==> flow/design.v <==
`timescale 1ns/10ps
module DW02_tree #(
    parameter num_inputs  = 8,
    parameter input_width = 8
) (
    input  wire [num_inputs*input_width-1:0] INPUT,
    output wire [input_width-1:0]            OUT0,
    output wire [input_width-1:0]            OUT1
);
integer i;
reg [input_width-1:0] sum;
always @(*) begin
    sum = {input_width{1'b0}};
    for (i = 0; i < num_inputs; i = i + 1)
        sum = sum + INPUT[i*input_width +: input_width];
end
assign OUT0 = sum;
assign OUT1 = {input_width{1'b0}};
endmodule
`timescale 1ns/10ps
module booth(
    input      [2:0] code,
    input      [8:0] src_data,
    output reg [9:0] out_data,  
    output reg       out_inv    
);
always @( * ) begin
    case( code )
        3'b000,
        3'b111:
        begin
            out_data = 10'h200;
            out_inv = 1'b0;
        end
        3'b001,
        3'b010:
        begin
            out_data = {~src_data[8], src_data};
            out_inv = 1'b0;
        end
        3'b101,
        3'b110:
        begin
            out_data = {src_data[8], ~src_data};
            out_inv = 1'b1;
        end
        3'b011:
        begin
            out_data = {~src_data[8], src_data[7:0], 1'b0};
            out_inv = 1'b0;
        end
        3'b100:
        begin
            out_data = {src_data[8], ~src_data[7:0], 1'b1};
            out_inv = 1'b1;
        end
        default:
        begin
            out_data = 10'h200;
            out_inv = 1'b0;
        end
    endcase
end
endmodule
`timescale 1ns/10ps
module mul_int8(
    input  wire [8:0]   rs1,
    input  wire [7:0]   rs2,
    output wire [16:0]  mul
);
wire [8:0] code;
wire [2:0] code_0;
wire [2:0] code_1;
wire [2:0] code_2;
wire [2:0] code_3;
wire [9:0] sel_data_0;
wire [9:0] sel_data_1;
wire [9:0] sel_data_2;
wire [9:0] sel_data_3;
wire sel_inv_0;
wire sel_inv_1;
wire sel_inv_2;
wire sel_inv_3;
assign code = {rs2[7:0], 1'b0};
assign code_0 = code[2:0];
assign code_1 = code[4:2];
assign code_2 = code[6:4];
assign code_3 = code[8:6];
booth u_booth_0 (
    .code      (code_0[2:0])
    ,.src_data (rs1[8:0])
    ,.out_data (sel_data_0)
    ,.out_inv  (sel_inv_0)
);
booth u_booth_1 (
    .code      (code_1[2:0])
    ,.src_data (rs1[8:0])
    ,.out_data (sel_data_1)
    ,.out_inv  (sel_inv_1)
);
booth u_booth_2 (
    .code      (code_2[2:0])
    ,.src_data (rs1[8:0])
    ,.out_data (sel_data_2)
    ,.out_inv  (sel_inv_2)
);
booth u_booth_3 (
    .code      (code_3[2:0])
    ,.src_data (rs1[8:0])
    ,.out_data (sel_data_3)
    ,.out_inv  (sel_inv_3)
);
reg     [16:0] ppre_0;
reg     [16:0] ppre_1;
reg     [16:0] ppre_2;
reg     [16:0] ppre_3;
reg     [16:0] ppre_4;
always @( * ) begin
    ppre_0 = {7'b0, sel_data_0};
    ppre_1 = {5'b0, sel_data_1, 1'b0, sel_inv_0};
    ppre_2 = {3'b0, sel_data_2, 1'b0, sel_inv_1, 2'b0};
    ppre_3 = {1'b0, sel_data_3, 1'b0, sel_inv_2, 4'b0};
    ppre_4 = {10'b0, sel_inv_3 , 6'b0 }; 
end
wire [84:0] pp_in;
assign pp_in = {ppre_4, ppre_3, ppre_2, ppre_1, ppre_0};
wire [16:0] pp_out_0;
wire [16:0] pp_out_1;
DW02_tree #(5, 17) u_tree_l0n0 (
   .INPUT    (pp_in[84:0])
  ,.OUT0     (pp_out_0[16:0])
  ,.OUT1     (pp_out_1[16:0])
);
assign mul = pp_out_0 + pp_out_1;
endmodule
`timescale 1ns/10ps
module mul(
    input  wire        clk,
    input  wire        rst,
    input  wire [63:0] lm,
    input  wire [63:0] rm,
    input  wire [1:0]  Data_type,
    output reg  [19:0] mul_out
);
wire is_8;
wire is_exp4;
wire is_ternary;
assign is_8 = Data_type==2'b11 || Data_type==2'b00; 
assign lm_is_int8 = Data_type==2'b11;
assign is_exp4 = Data_type==2'b10;
assign is_ternary = Data_type==2'b01;
wire [8:0] lms_0;
wire [8:0] lms_1;
wire [8:0] lms_2;
wire [8:0] lms_3;
wire [8:0] lms_4;
wire [8:0] lms_5;
wire [8:0] lms_6;
wire [8:0] lms_7;
wire [7:0] rm8_0;
wire [7:0] rm8_1;
wire [7:0] rm8_2;
wire [7:0] rm8_3;
wire [7:0] rm8_4;
wire [7:0] rm8_5;
wire [7:0] rm8_6;
wire [7:0] rm8_7;
wire [16:0] mul_int8_0;
wire [16:0] mul_int8_1;
wire [16:0] mul_int8_2;
wire [16:0] mul_int8_3;
wire [16:0] mul_int8_4;
wire [16:0] mul_int8_5;
wire [16:0] mul_int8_6;
wire [16:0] mul_int8_7;
assign lms_0 = !is_8 ? 9'd0 : lm_is_int8 ? {lm[7 ],lm[7 :0 ]} : {1'b0,lm[7 :0 ]};
assign lms_1 = !is_8 ? 9'd0 : lm_is_int8 ? {lm[15],lm[15:8 ]} : {1'b0,lm[15:8 ]};
assign lms_2 = !is_8 ? 9'd0 : lm_is_int8 ? {lm[23],lm[23:16]} : {1'b0,lm[23:16]};
assign lms_3 = !is_8 ? 9'd0 : lm_is_int8 ? {lm[31],lm[31:24]} : {1'b0,lm[31:24]};
assign lms_4 = !is_8 ? 9'd0 : lm_is_int8 ? {lm[39],lm[39:32]} : {1'b0,lm[39:32]};
assign lms_5 = !is_8 ? 9'd0 : lm_is_int8 ? {lm[47],lm[47:40]} : {1'b0,lm[47:40]};
assign lms_6 = !is_8 ? 9'd0 : lm_is_int8 ? {lm[55],lm[55:48]} : {1'b0,lm[55:48]};
assign lms_7 = !is_8 ? 9'd0 : lm_is_int8 ? {lm[63],lm[63:56]} : {1'b0,lm[63:56]};
assign {rm8_7,rm8_6,rm8_5,rm8_4,rm8_3,rm8_2,rm8_1,rm8_0} = rm;
mul_int8     u_mul_int8_0(
     .rs1   (lms_0     )
    ,.rs2   (rm8_0     )
    ,.mul   (mul_int8_0)
);
mul_int8     u_mul_int8_1(
     .rs1   (lms_1     )
    ,.rs2   (rm8_1     )
    ,.mul   (mul_int8_1)
);
mul_int8     u_mul_int8_2(
     .rs1   (lms_2     )
    ,.rs2   (rm8_2     )
    ,.mul   (mul_int8_2)
);
mul_int8     u_mul_int8_3(
     .rs1   (lms_3     )
    ,.rs2   (rm8_3     )
    ,.mul   (mul_int8_3)
);
mul_int8     u_mul_int8_4(
     .rs1   (lms_4     )
    ,.rs2   (rm8_4     )
    ,.mul   (mul_int8_4)
);
mul_int8     u_mul_int8_5(
     .rs1   (lms_5     )
    ,.rs2   (rm8_5     )
    ,.mul   (mul_int8_5)
);
mul_int8     u_mul_int8_6(
     .rs1   (lms_6     )
    ,.rs2   (rm8_6     )
    ,.mul   (mul_int8_6)
);
mul_int8     u_mul_int8_7(
     .rs1   (lms_7     )
    ,.rs2   (rm8_7     )
    ,.mul   (mul_int8_7)
);
function [13:0] exp4mul;
    input [3:0] a;
    input [3:0] b;
    reg [3:0] exp;
    reg zero_f;
    reg sign;
    reg [12:0] exp_decode;
    begin
        zero_f = (~|a[2:0]) | (~|b[2:0]);
        sign = a[3]^b[3];
        exp = zero_f ? 4'b0000 : a[2:0] + b[2:0] - 2'b10;
        exp_decode = 13'd1 << exp;
        exp4mul = zero_f ? 14'h2000 :
            sign ? {1'b0,~exp_decode+1'b1} :
            {1'b1, exp_decode};  
    end
endfunction
wire [13:0] mul_exp4_0;
wire [13:0] mul_exp4_1;
wire [13:0] mul_exp4_2;
wire [13:0] mul_exp4_3;
wire [13:0] mul_exp4_4;
wire [13:0] mul_exp4_5;
wire [13:0] mul_exp4_6;
wire [13:0] mul_exp4_7;
wire [13:0] mul_exp4_8;
wire [13:0] mul_exp4_9;
wire [13:0] mul_exp4_10;
wire [13:0] mul_exp4_11;
wire [13:0] mul_exp4_12;
wire [13:0] mul_exp4_13;
wire [13:0] mul_exp4_14;
wire [13:0] mul_exp4_15;
assign mul_exp4_0  = is_exp4 ? exp4mul(lm[ 3:0 ], rm[ 3:0 ]) : 14'd0;
assign mul_exp4_1  = is_exp4 ? exp4mul(lm[ 7:4 ], rm[ 7:4 ]) : 14'd0;
assign mul_exp4_2  = is_exp4 ? exp4mul(lm[11:8 ], rm[11:8 ]) : 14'd0;
assign mul_exp4_3  = is_exp4 ? exp4mul(lm[15:12], rm[15:12]) : 14'd0;
assign mul_exp4_4  = is_exp4 ? exp4mul(lm[19:16], rm[19:16]) : 14'd0;
assign mul_exp4_5  = is_exp4 ? exp4mul(lm[23:20], rm[23:20]) : 14'd0;
assign mul_exp4_6  = is_exp4 ? exp4mul(lm[27:24], rm[27:24]) : 14'd0;
assign mul_exp4_7  = is_exp4 ? exp4mul(lm[31:28], rm[31:28]) : 14'd0;
assign mul_exp4_8  = is_exp4 ? exp4mul(lm[35:32], rm[35:32]) : 14'd0;
assign mul_exp4_9  = is_exp4 ? exp4mul(lm[39:36], rm[39:36]) : 14'd0;
assign mul_exp4_10 = is_exp4 ? exp4mul(lm[43:40], rm[43:40]) : 14'd0;
assign mul_exp4_11 = is_exp4 ? exp4mul(lm[47:44], rm[47:44]) : 14'd0;
assign mul_exp4_12 = is_exp4 ? exp4mul(lm[51:48], rm[51:48]) : 14'd0;
assign mul_exp4_13 = is_exp4 ? exp4mul(lm[55:52], rm[55:52]) : 14'd0;
assign mul_exp4_14 = is_exp4 ? exp4mul(lm[59:56], rm[59:56]) : 14'd0;
assign mul_exp4_15 = is_exp4 ? exp4mul(lm[63:60], rm[63:60]) : 14'd0;
wire [14:0] mul_exp4_l0;
wire [14:0] mul_exp4_l1;
wire [14:0] mul_exp4_l2;
wire [14:0] mul_exp4_l3;
wire [14:0] mul_exp4_l4;
wire [14:0] mul_exp4_l5;
wire [14:0] mul_exp4_l6;
wire [14:0] mul_exp4_l7;
assign mul_exp4_l0 = mul_exp4_0 + mul_exp4_1;
assign mul_exp4_l1 = mul_exp4_2 + mul_exp4_3;
assign mul_exp4_l2 = mul_exp4_4 + mul_exp4_5;
assign mul_exp4_l3 = mul_exp4_6 + mul_exp4_7;
assign mul_exp4_l4 = mul_exp4_8 + mul_exp4_9;
assign mul_exp4_l5 = mul_exp4_10 + mul_exp4_11;
assign mul_exp4_l6 = mul_exp4_12 + mul_exp4_13;
assign mul_exp4_l7 = mul_exp4_14 + mul_exp4_15;
function [1:0] ternary2mul;
    input [1:0] a;
    input [1:0] b;
    begin
        ternary2mul = ((~|a) | (~|b)) ? 2'b10 : {a[1]~^b[1],1'b1}; 
    end
endfunction
wire [1:0] mul_ter2_0;
wire [1:0] mul_ter2_1;
wire [1:0] mul_ter2_2;
wire [1:0] mul_ter2_3;
wire [1:0] mul_ter2_4;
wire [1:0] mul_ter2_5;
wire [1:0] mul_ter2_6;
wire [1:0] mul_ter2_7;
wire [1:0] mul_ter2_8;
wire [1:0] mul_ter2_9;
wire [1:0] mul_ter2_10;
wire [1:0] mul_ter2_11;
wire [1:0] mul_ter2_12;
wire [1:0] mul_ter2_13;
wire [1:0] mul_ter2_14;
wire [1:0] mul_ter2_15;
wire [1:0] mul_ter2_16;
wire [1:0] mul_ter2_17;
wire [1:0] mul_ter2_18;
wire [1:0] mul_ter2_19;
wire [1:0] mul_ter2_20;
wire [1:0] mul_ter2_21;
wire [1:0] mul_ter2_22;
wire [1:0] mul_ter2_23;
wire [1:0] mul_ter2_24;
wire [1:0] mul_ter2_25;
wire [1:0] mul_ter2_26;
wire [1:0] mul_ter2_27;
wire [1:0] mul_ter2_28;
wire [1:0] mul_ter2_29;
wire [1:0] mul_ter2_30;
wire [1:0] mul_ter2_31;
assign mul_ter2_0  = is_ternary ? ternary2mul(lm[ 1:0 ],rm[ 1:0 ]) : 2'b00;
assign mul_ter2_1  = is_ternary ? ternary2mul(lm[ 3:2 ],rm[ 3:2 ]) : 2'b00;
assign mul_ter2_2  = is_ternary ? ternary2mul(lm[ 5:4 ],rm[ 5:4 ]) : 2'b00;
assign mul_ter2_3  = is_ternary ? ternary2mul(lm[ 7:6 ],rm[ 7:6 ]) : 2'b00;
assign mul_ter2_4  = is_ternary ? ternary2mul(lm[ 9:8 ],rm[ 9:8 ]) : 2'b00;
assign mul_ter2_5  = is_ternary ? ternary2mul(lm[11:10],rm[11:10]) : 2'b00;
assign mul_ter2_6  = is_ternary ? ternary2mul(lm[13:12],rm[13:12]) : 2'b00;
assign mul_ter2_7  = is_ternary ? ternary2mul(lm[15:14],rm[15:14]) : 2'b00;
assign mul_ter2_8  = is_ternary ? ternary2mul(lm[17:16],rm[17:16]) : 2'b00;
assign mul_ter2_9  = is_ternary ? ternary2mul(lm[19:18],rm[19:18]) : 2'b00;
assign mul_ter2_10 = is_ternary ? ternary2mul(lm[21:20],rm[21:20]) : 2'b00;
assign mul_ter2_11 = is_ternary ? ternary2mul(lm[23:22],rm[23:22]) : 2'b00;
assign mul_ter2_12 = is_ternary ? ternary2mul(lm[25:24],rm[25:24]) : 2'b00;
assign mul_ter2_13 = is_ternary ? ternary2mul(lm[27:26],rm[27:26]) : 2'b00;
assign mul_ter2_14 = is_ternary ? ternary2mul(lm[29:28],rm[29:28]) : 2'b00;
assign mul_ter2_15 = is_ternary ? ternary2mul(lm[31:30],rm[31:30]) : 2'b00;
assign mul_ter2_16 = is_ternary ? ternary2mul(lm[33:32],rm[33:32]) : 2'b00;
assign mul_ter2_17 = is_ternary ? ternary2mul(lm[35:34],rm[35:34]) : 2'b00;
assign mul_ter2_18 = is_ternary ? ternary2mul(lm[37:36],rm[37:36]) : 2'b00;
assign mul_ter2_19 = is_ternary ? ternary2mul(lm[39:38],rm[39:38]) : 2'b00;
assign mul_ter2_20 = is_ternary ? ternary2mul(lm[41:40],rm[41:40]) : 2'b00;
assign mul_ter2_21 = is_ternary ? ternary2mul(lm[43:42],rm[43:42]) : 2'b00;
assign mul_ter2_22 = is_ternary ? ternary2mul(lm[45:44],rm[45:44]) : 2'b00;
assign mul_ter2_23 = is_ternary ? ternary2mul(lm[47:46],rm[47:46]) : 2'b00;
assign mul_ter2_24 = is_ternary ? ternary2mul(lm[49:48],rm[49:48]) : 2'b00;
assign mul_ter2_25 = is_ternary ? ternary2mul(lm[51:50],rm[51:50]) : 2'b00;
assign mul_ter2_26 = is_ternary ? ternary2mul(lm[53:52],rm[53:52]) : 2'b00;
assign mul_ter2_27 = is_ternary ? ternary2mul(lm[55:54],rm[55:54]) : 2'b00;
assign mul_ter2_28 = is_ternary ? ternary2mul(lm[57:56],rm[57:56]) : 2'b00;
assign mul_ter2_29 = is_ternary ? ternary2mul(lm[59:58],rm[59:58]) : 2'b00;
assign mul_ter2_30 = is_ternary ? ternary2mul(lm[61:60],rm[61:60]) : 2'b00;
assign mul_ter2_31 = is_ternary ? ternary2mul(lm[63:62],rm[63:62]) : 2'b00;
wire [39:0] pp_ter2_in_3;
wire [39:0] pp_ter2_in_2;
wire [39:0] pp_ter2_in_1;
wire [39:0] pp_ter2_in_0;
wire [4:0] pp_ter2_out_0;
wire [4:0] pp_ter2_out_1;
wire [4:0] pp_ter2_out_2;
wire [4:0] pp_ter2_out_3;
wire [4:0] pp_ter2_out_4;
wire [4:0] pp_ter2_out_5;
wire [4:0] pp_ter2_out_6;
wire [4:0] pp_ter2_out_7;
assign pp_ter2_in_3 = {3'b000,mul_ter2_31, 3'b000,mul_ter2_30, 3'b000,mul_ter2_29, 3'b000,mul_ter2_28,
                       3'b000,mul_ter2_27, 3'b000,mul_ter2_26, 3'b000,mul_ter2_25, 3'b000,mul_ter2_24};
assign pp_ter2_in_2 = {3'b000,mul_ter2_23, 3'b000,mul_ter2_22, 3'b000,mul_ter2_21, 3'b000,mul_ter2_20,
                       3'b000,mul_ter2_19, 3'b000,mul_ter2_18, 3'b000,mul_ter2_17, 3'b000,mul_ter2_16};
assign pp_ter2_in_1 = {3'b000,mul_ter2_15, 3'b000,mul_ter2_14, 3'b000,mul_ter2_13, 3'b000,mul_ter2_12,
                       3'b000,mul_ter2_11, 3'b000,mul_ter2_10, 3'b000,mul_ter2_9,  3'b000,mul_ter2_8};
assign pp_ter2_in_0 = {3'b000,mul_ter2_7,  3'b000,mul_ter2_6,  3'b000,mul_ter2_5,  3'b000,mul_ter2_4,
                       3'b000,mul_ter2_3,  3'b000,mul_ter2_2,  3'b000,mul_ter2_1,  3'b000,mul_ter2_0};
DW02_tree #(8, 5) u_tree_ter0 (
   .INPUT    (pp_ter2_in_0[39:0])
  ,.OUT0     (pp_ter2_out_0[4:0])
  ,.OUT1     (pp_ter2_out_1[4:0])
);
DW02_tree #(8, 5) u_tree_ter1 (
   .INPUT    (pp_ter2_in_1[39:0])
  ,.OUT0     (pp_ter2_out_2[4:0])
  ,.OUT1     (pp_ter2_out_3[4:0])
);
DW02_tree #(8, 5) u_tree_ter2 (
   .INPUT    (pp_ter2_in_2[39:0])
  ,.OUT0     (pp_ter2_out_4[4:0])
  ,.OUT1     (pp_ter2_out_5[4:0])
);
DW02_tree #(8, 5) u_tree_ter3 (
   .INPUT    (pp_ter2_in_3[39:0])
  ,.OUT0     (pp_ter2_out_6[4:0])
  ,.OUT1     (pp_ter2_out_7[4:0])
);
reg [16:0] pp_reg[0:7];
wire [16:0] pp_reg_w[0:7];
assign pp_reg_w[0] = is_8 ? mul_int8_0[16:0] : is_exp4 ? {2'b00, mul_exp4_l0} : {{12{1'b0}}, pp_ter2_out_0};
assign pp_reg_w[1] = is_8 ? mul_int8_1[16:0] : is_exp4 ? {2'b00, mul_exp4_l1} : {{12{1'b0}}, pp_ter2_out_1};
assign pp_reg_w[2] = is_8 ? mul_int8_2[16:0] : is_exp4 ? {2'b00, mul_exp4_l2} : {{12{1'b0}}, pp_ter2_out_2};
assign pp_reg_w[3] = is_8 ? mul_int8_3[16:0] : is_exp4 ? {2'b00, mul_exp4_l3} : {{12{1'b0}}, pp_ter2_out_3};
assign pp_reg_w[4] = is_8 ? mul_int8_4[16:0] : is_exp4 ? {2'b00, mul_exp4_l4} : {{12{1'b0}}, pp_ter2_out_4};
assign pp_reg_w[5] = is_8 ? mul_int8_5[16:0] : is_exp4 ? {2'b00, mul_exp4_l5} : {{12{1'b0}}, pp_ter2_out_5};
assign pp_reg_w[6] = is_8 ? mul_int8_6[16:0] : is_exp4 ? {2'b00, mul_exp4_l6} : {{12{1'b0}}, pp_ter2_out_6};
assign pp_reg_w[7] = is_8 ? mul_int8_7[16:0] : is_exp4 ? {2'b00, mul_exp4_l7} : {{12{1'b0}}, pp_ter2_out_7};
always @(posedge clk) begin
    if(rst) begin
        pp_reg[0] <= #1 {17{1'b0}};
        pp_reg[1] <= #1 {17{1'b0}};
        pp_reg[2] <= #1 {17{1'b0}};
        pp_reg[3] <= #1 {17{1'b0}};
        pp_reg[4] <= #1 {17{1'b0}};
        pp_reg[5] <= #1 {17{1'b0}};
        pp_reg[6] <= #1 {17{1'b0}};
        pp_reg[7] <= #1 {17{1'b0}};
    end else begin
        pp_reg[0] <= #1 pp_reg_w[0];
        pp_reg[1] <= #1 pp_reg_w[1];
        pp_reg[2] <= #1 pp_reg_w[2];
        pp_reg[3] <= #1 pp_reg_w[3];
        pp_reg[4] <= #1 pp_reg_w[4];
        pp_reg[5] <= #1 pp_reg_w[5];
        pp_reg[6] <= #1 pp_reg_w[6];
        pp_reg[7] <= #1 pp_reg_w[7];
    end
end
wire [19:0] res_sub;
assign res_sub = is_8 ? 20'hAB000 :   
                 is_exp4 ? 20'hE0000 :   
                 20'hFFFC0;              
wire [179:0] mul_src;
assign mul_src = {3'b000,pp_reg[7], 3'b000,pp_reg[6], 3'b000,pp_reg[5], 3'b000,pp_reg[4],
                  3'b000,pp_reg[3], 3'b000,pp_reg[2], 3'b000,pp_reg[1], 3'b000,pp_reg[0],
                  res_sub[19:0] };
wire [19:0] mul_out0,mul_out1;
DW02_tree #(9, 20) u_tree_mul (
   .INPUT    (mul_src[179:0])
  ,.OUT0     (mul_out0[19:0])
  ,.OUT1     (mul_out1[19:0])
);
wire [19:0] mul_out_w;
assign mul_out_w = mul_out0 + mul_out1;
always @(posedge clk) begin
    if(rst)
        mul_out <= #1 {20{1'b0}};
    else
        mul_out <= #1 mul_out_w;
end
endmodule
[Step by step through the tools: mul]
Each step is given for the RTL above and for the edited RTL.
"unedited" refers to lines of the RTL above, "edited" to lines of the edited file.
"change" is "edited" less "unedited", of the values as shown; "rel. change" is that difference over "unedited", in percent.
Library cell names are shortened.
The mark - stands for no value.
Set-up
  top module: mul
  clock input: clk
  library: sky130hd
  library corner: tt_025C_1v80

[The edit]
Unified diff, file above to edited file.
The edited RTL no longer does the same as the RTL above: the edit was made by script, with no optimisation intended.
begin of diff
@@ -446,9 +446,4 @@
 wire [19:0] mul_out_w;
 assign mul_out_w = mul_out0 + mul_out1;
-always @(posedge clk) begin
-    if(rst)
-        mul_out <= #1 {20{1'b0}};
-    else
-        mul_out <= #1 mul_out_w;
-end
+always @(*) mul_out = mul_out_w;
 endmodule
end of diff

[Word-level counts]
Counts by Yosys on the flattened word-level netlist (proc, flatten, opt, wreduce). Print and check cells are left out. Cells with the same type and inputs are merged into one.
Storage and ports
  input bits: unedited 132, edited 132, change 0, rel. change 0.00%
  register bits: unedited 156, edited 136, change -20, rel. change -12.82%
  output and inout bits: unedited 20, edited 20, change 0, rel. change 0.00%
  elaborated cells: unedited 1068, edited 1067, change -1, rel. change -0.09%
Cells by class
  add/sub/neg operators: unedited 124, edited 124, change 0, rel. change 0.00%
  equal/unequal tests: unedited 195, edited 195, change 0, rel. change 0.00%
  shift operators: unedited 16, edited 16, change 0, rel. change 0.00%
  muxes and demuxes: unedited 226, edited 226, change 0, rel. change 0.00%
  bitwise gates (word level): unedited 136, edited 136, change 0, rel. change 0.00%
  reductions and logical operators: unedited 362, edited 362, change 0, rel. change 0.00%
Operator kinds equal on both sides are left out: 41.

[Logic depth]
Yosys ltp: most cells in a row. Word level: on the elaborated netlist, between registers, memories and ports. Mapped: between sequential cells and ports; inverters and the memories' decode and read muxes count.
Logic depth
  depth in word-level cells: unedited 14, edited 14, change 0, rel. change 0.00%
  ABC_AREA: unedited 0, edited 0
  mapped depth: unedited 27, edited 27, change 0, rel. change 0.00%
  gate-level depth less buffers: unedited 24, edited 24, change 0, rel. change 0.00%

[After synthesis]
Source: synth_stat.txt of the flow (Yosys; design flattened, memories mapped). It holds for the ABC_AREA given above (unset counts as 0); a run with the other value may have another netlist.
Cell types
  a21oi_1: unedited 601, edited 641, change +40, rel. change +6.66%
  buf_2: unedited 8, edited 39, change +31, rel. change +387.50%
  clkbuf_1: unedited 403, edited 379, change -24, rel. change -5.96%
  xnor2_1: unedited 179, edited 156, change -23, rel. change -12.85%
  dfxtp_1: unedited 156, edited 136, change -20, rel. change -12.82%
  or3_1: unedited 36, edited 16, change -20, rel. change -55.56%
  xor2_1: unedited 154, edited 173, change +19, rel. change +12.34%
  nor3_1: unedited 133, edited 151, change +18, rel. change +13.53%
  o21ai_0: unedited 538, edited 553, change +15, rel. change +2.79%
  a211oi_1: unedited 64, edited 78, change +14, rel. change +21.88%
  nor2_1: unedited 584, edited 571, change -13, rel. change -2.23%
  a21o_1: unedited 130, edited 117, change -13, rel. change -10.00%
  and3_1: unedited 24, edited 11, change -13, rel. change -54.17%
  o31ai_1: unedited 41, edited 52, change +11, rel. change +26.83%
  nor2b_1: unedited 47, edited 37, change -10, rel. change -21.28%
  a221oi_1: unedited 27, edited 17, change -10, rel. change -37.04%
  nand2_1: unedited 489, edited 480, change -9, rel. change -1.84%
  mux2i_1: unedited 268, edited 259, change -9, rel. change -3.36%
Cell types equal on both sides are left out: 13.
The list need not be complete.
Synthesis totals
  mapped flip-flops: unedited 156, edited 136, change -20, rel. change -12.82%
  buffer cells: unedited 496, edited 506, change +10, rel. change +2.02%
  cell count: unedited 6310, edited 6297, change -13, rel. change -0.21%
  cell area after synthesis (um2): unedited 45620.0, edited 45265.9, change -354.1, rel. change -0.78%
  sequential area (um2): unedited 3123.0, edited 2722.6, change -400.4, rel. change -12.82%
The figures by module come from a second, unflattened synthesis with its own total; it is not the netlist above.
Second synthesis, totals
  cell total of the unflattened synthesis: unedited 8034, edited 7967, change -67, rel. change -0.83%
  area (unflattened synthesis) (um2): unedited 62971.6, edited 62269.7, change -701.9, rel. change -1.11%
Each row is one instance without its submodules.
Modules, unedited
  mul: sequential area 3123.0 um2, instances 1, area 19781.5 um2, cells 2814
  DW02_tree: sequential area 0.0 um2, instances 8, area 2364.8 um2, cells 299
  booth: sequential area 0.0 um2, instances 32, area 317.8 um2, cells 38
  mul_int8: sequential area 0.0 um2, instances 8, area 830.8 um2, cells 107
  DW02_tree: sequential area 0.0 um2, instances 1, area 4302.9 um2, cells 440
  DW02_tree: sequential area 0.0 um2, instances 4, area 788.3 um2, cells 79
Modules, edited
  mul: sequential area 2722.6 um2, instances 1, area 19079.5 um2, cells 2747
  DW02_tree: sequential area 0.0 um2, instances 8, area 2364.8 um2, cells 299
  booth: sequential area 0.0 um2, instances 32, area 317.8 um2, cells 38
  mul_int8: sequential area 0.0 um2, instances 8, area 830.8 um2, cells 107
  DW02_tree: sequential area 0.0 um2, instances 1, area 4302.9 um2, cells 440
  DW02_tree: sequential area 0.0 um2, instances 4, area 788.3 um2, cells 79

[Worst setup path after synthesis]
OpenSTA on the mapped netlist: ideal clock, no wires. The path of least setup slack (recovery checks aside). Input and output delay are each 20% of the period. Register names are those of the netlist, which keeps one name where synthesis merged equal registers.
Timing after synthesis
  path type: unedited in2reg, edited in2out
  start: unedited in Data_type[1], edited in Data_type[1]
  end: unedited reg mul_out[19], edited out mul_out[19]
  output delay (ps): edited 1300
  external input delay (ps): unedited 1300, edited 1300, change 0, rel. change 0.00%
  slack (ps): unedited 167, edited -1052, change -1219
  time at the first pin (ps): unedited 1300, edited 1300, change 0, rel. change 0.00%
  setup time (ps): unedited 121
  path buffers: unedited 2, edited 3, change +1, rel. change +50.00%
  path delay (ps): unedited 5033, edited 4952, change -81, rel. change -1.61%
  required time (ps): unedited 6379, edited 5200, change -1179, rel. change -18.48%
  driving pins on the path: unedited 17, edited 19, change +2, rel. change +11.76%
  arrival time (ps): unedited 6212, edited 6252, change +40, rel. change +0.64%
  clock period (ps): unedited 6500, edited 6500, change 0, rel. change 0.00%
  period reached after synthesis (ps): unedited 6333, edited 7552, change +1219, rel. change +19.25%
"path delay" = arrival - input delay + setup time.
At an output port there is no setup time.
"driving pins on the path" counts driving pins, that of a launching flip-flop among them; a cell with two outputs on the path counts twice.
"period reached after synthesis" = period - worst setup slack (recovery checks aside). The figure is calculated, with input and output delays left at 20% of the set period.
The rows between start and end are the longest chain of elaborated cells between them; the timing report does not say that the signal goes this way. Where chains are equally long, one stands for them.
Each line given opens the expression or statement behind the cell; cells for indexed reads and writes are added by Yosys, which also makes memories of some case tables.
On the way, after synthesis, unedited
  cell sequence: inv_1 ha_1 clkbuf_1 clkinv_1 clkbuf_1 fa_1 fa_1 fa_1 fa_1 inv_1 ha_1 or4_4 o2111a_1 a311o_1 o22ai_2 o21ai_2 mux2_4
  cells in the longest elaborated chain: 11
  elaborated cells on any way between the ends: 14
  classes of those cells: add/sub (8); eq/ne (2); mux (2); reduce/logical (2)
Ends and longest elaborated chain, after synthesis, unedited
  from (decl): line 142  | input  wire [1:0]  Data_type,
  2-bit equality test: line 150  | assign is_exp4 = Data_type==2'b10;
  17-bit two-way mux: line 434  | is_exp4 ? 20'hE0000 :
  19-bit two-way mux: line 433  | assign res_sub = is_8 ? 20'hAB000 :
  20-bit by 17-bit adder with 20-bit output (8 in a row): line 15  | sum = sum + INPUT[i*input_width +: input_width];
  to (assign): line 450  | mul_out <= #1 {20{1'b0}};
  to (assign): line 452  | mul_out <= #1 mul_out_w;
  to (decl): line 143  | output reg  [19:0] mul_out
On the way, after synthesis, edited
  cell sequence: inv_1 ha_1 clkbuf_1 inv_1 clkbuf_1 clkbuf_1 fa_1 fa_1 fa_1 fa_1 inv_1 ha_1 a21o_1 a21o_1 a21oi_2 nor3_1 or4_1 a31oi_1 xnor2_1
  cells in the longest elaborated chain: 11
  elaborated cells on any way between the ends: 14
  classes of those cells: add/sub (8); eq/ne (2); mux (2); reduce/logical (2)
Ends and longest elaborated chain, after synthesis, edited
  from (decl): line 142  | input  wire [1:0]  Data_type,
  2-bit equality test: line 150  | assign is_exp4 = Data_type==2'b10;
  17-bit two-way mux: line 434  | is_exp4 ? 20'hE0000 :
  19-bit two-way mux: line 433  | assign res_sub = is_8 ? 20'hAB000 :
  20-bit by 17-bit adder with 20-bit output (8 in a row): line 15  | sum = sum + INPUT[i*input_width +: input_width];
  to (decl): line 143  | output reg  [19:0] mul_out

[Worst path after layout]
Path of least setup slack in the final report of each run of set A (OpenROAD, finished layout, wires in). Where an end is a register, its clock arrival counts in the times.
The report prints the path's times to 10 ps; the period is as set.
Timing after layout
  path type: unedited in2reg, edited in2out
  start: unedited in Data_type[0], edited in Data_type[1]
  end: unedited reg pp_reg[0][13], edited out mul_out[19]
  path buffers: unedited 4, edited 3, change -1, rel. change -25.00%
  driving pins on the path: unedited 23, edited 18, change -5, rel. change -21.74%
  required time (ps): unedited 6540, edited 5010, change -1530, rel. change -23.39%
  time at the first pin (ps): unedited 1250, edited 1250, change 0, rel. change 0.00%
  setup time (ps): unedited 160
  slack (ps): unedited 190, edited -480, change -670
  arrival time (ps): unedited 6350, edited 5480, change -870, rel. change -13.70%
  output delay (ps): edited 1250
  clock period (ps): unedited 6260, edited 6260, change 0, rel. change 0.00%
  external input delay (ps): unedited 1250, edited 1250, change 0, rel. change 0.00%
The rows between start and end are the longest chain of elaborated cells between them; the timing report does not say that the signal goes this way. Where chains are equally long, one stands for them.
On the way, after layout, unedited
  cell sequence: clkdlybuf4s50_1 inv_1 ha_4 inv_2 buf_12 buf_4 nand2_1 nor2_1 o21ai_0 a21oi_1 fa_1 inv_1 fa_1 inv_1 fa_1 ha_1 a21o_1 a21oi_1 buf_4 o21ai_0 o311ai_0 xor2_1 o22ai_1
  cells in the longest elaborated chain: 10
  elaborated cells on any way between the ends: 22
  classes of those cells: add/sub (5); eq/ne (2); mux (10); logic (3); reduce/logical (2)
Ends and longest elaborated chain, after layout, unedited
  from (decl): line 142  | input  wire [1:0]  Data_type,
  2-bit equality test: line 149  | assign lm_is_int8 = Data_type==2'b11;
  9-bit two-way mux (2 in a row): line 176  | assign lms_0 = !is_8 ? 9'd0 : lm_is_int8 ? {lm[7 ],lm[7 :0 ]} : {1'b0,lm[7 :0 ]};
  9-bit NOT: line 44  | out_data = {src_data[8], ~src_data};
  10-bit parallel mux with 4-bit select: line 28  | case( code )
  10-bit by 12-bit adder with 13-bit output: line 15  | sum = sum + INPUT[i*input_width +: input_width];
  13-bit by 14-bit adder with 15-bit output: line 15
  15-bit by 16-bit adder with 17-bit output: line 15
  17-bit by 7-bit adder with 17-bit output: line 15
  17-bit two-way mux: line 403  | assign pp_reg_w[0] = is_8 ? mul_int8_0[16:0] : is_exp4 ? {2'b00, mul_exp4_l0} : {{12{1'b0}}, pp_ter2_out_0};
  to (assign): line 413  | pp_reg[0] <= #1 {17{1'b0}};
  to (assign): line 422  | pp_reg[0] <= #1 pp_reg_w[0];
  to (decl): line 401  | reg [16:0] pp_reg[0:7];
On the way, after layout, edited
  cell sequence: buf_12 buf_6 ha_4 fa_1 fa_1 inv_2 fa_1 inv_2 fa_1 inv_2 ha_4 a21o_1 a211oi_2 nor2_1 or4_1 a31oi_2 xnor2_1 buf_2
  cells in the longest elaborated chain: 11
  elaborated cells on any way between the ends: 14
  classes of those cells: add/sub (8); eq/ne (2); mux (2); reduce/logical (2)
Ends and longest elaborated chain, after layout, edited
  from (decl): line 142  | input  wire [1:0]  Data_type,
  2-bit equality test: line 150  | assign is_exp4 = Data_type==2'b10;
  17-bit two-way mux: line 434  | is_exp4 ? 20'hE0000 :
  19-bit two-way mux: line 433  | assign res_sub = is_8 ? 20'hAB000 :
  20-bit by 17-bit adder with 20-bit output (8 in a row): line 15  | sum = sum + INPUT[i*input_width +: input_width];
  to (decl): line 143  | output reg  [19:0] mul_out

[Layout results]
Both versions went through the flow (Yosys, OpenROAD) with the same settings in each pair. Constraints: input delay and output delay 20% of the set period each, output load 0.01 pF.
Flow settings, set A
  CORE_UTILIZATION: 40
  period_ns: 6.26
  CAP_MARGIN: 20
  CORE_MARGIN: 2
  SLEW_MARGIN: 20
Final reports, set A
  power consumption (µW): unedited 19331, edited 24362, change +5031, rel. change +26.03%
  standard-cell area after layout (um2): unedited 53503.8, edited 53366.2, change -137.6, rel. change -0.26%
  smallest setup slack (ps): unedited 193, edited -475, change -668
  worst-case hold slack (ps): unedited 729, edited 1264, change +535
  post-synthesis cell area (um2): unedited 45620.0, edited 45265.9, change -354.1, rel. change -0.78%
  die size (um2): unedited 116766.0, edited 115872.0, change -894.0, rel. change -0.77%
  clock period reached (ps): unedited 6067, edited 6735, change +668, rel. change +11.01%
  utilization after layout (%): unedited 47.4, edited 47.5, change +0.1
  final setup TNS (ps): unedited 0, edited -3748, change -3748
Flow settings, set B
  CAP_MARGIN: 0
  CORE_ASPECT_RATIO: 1.06
  CORE_UTILIZATION: 34
  CTS_CLUSTER_DIAMETER: 306
  CTS_CLUSTER_SIZE: 15
  GPL_TIMING_DRIVEN: 1
  MIN_ROUTING_LAYER: met1
  period_ns: 6.22
  CORE_MARGIN: 2
  SLEW_MARGIN: 20
Final reports, set B
  power consumption (µW): unedited 19344, edited 26366, change +7022, rel. change +36.30%
  standard-cell area after layout (um2): unedited 54252.0, edited 54038.1, change -213.9, rel. change -0.39%
  smallest setup slack (ps): unedited 339, edited -605, change -944
  worst-case hold slack (ps): unedited 881, edited 1271, change +390
  post-synthesis cell area (um2): unedited 45620.0, edited 45265.9, change -354.1, rel. change -0.78%
  die size (um2): unedited 137125.0, edited 136072.0, change -1053.0, rel. change -0.77%
  clock period reached (ps): unedited 5881, edited 6825, change +944, rel. change +16.05%
  utilization after layout (%): unedited 40.7, edited 41.0, change +0.3
  final setup TNS (ps): unedited 0, edited -5145, change -5145
"clock period reached": clock period set for the run, less the worst setup slack. It is reckoned from that one timing run; input and output delays stay at 20% of the period that was set.
"power consumption" is the tool's figure for a default switching activity; nothing was simulated.
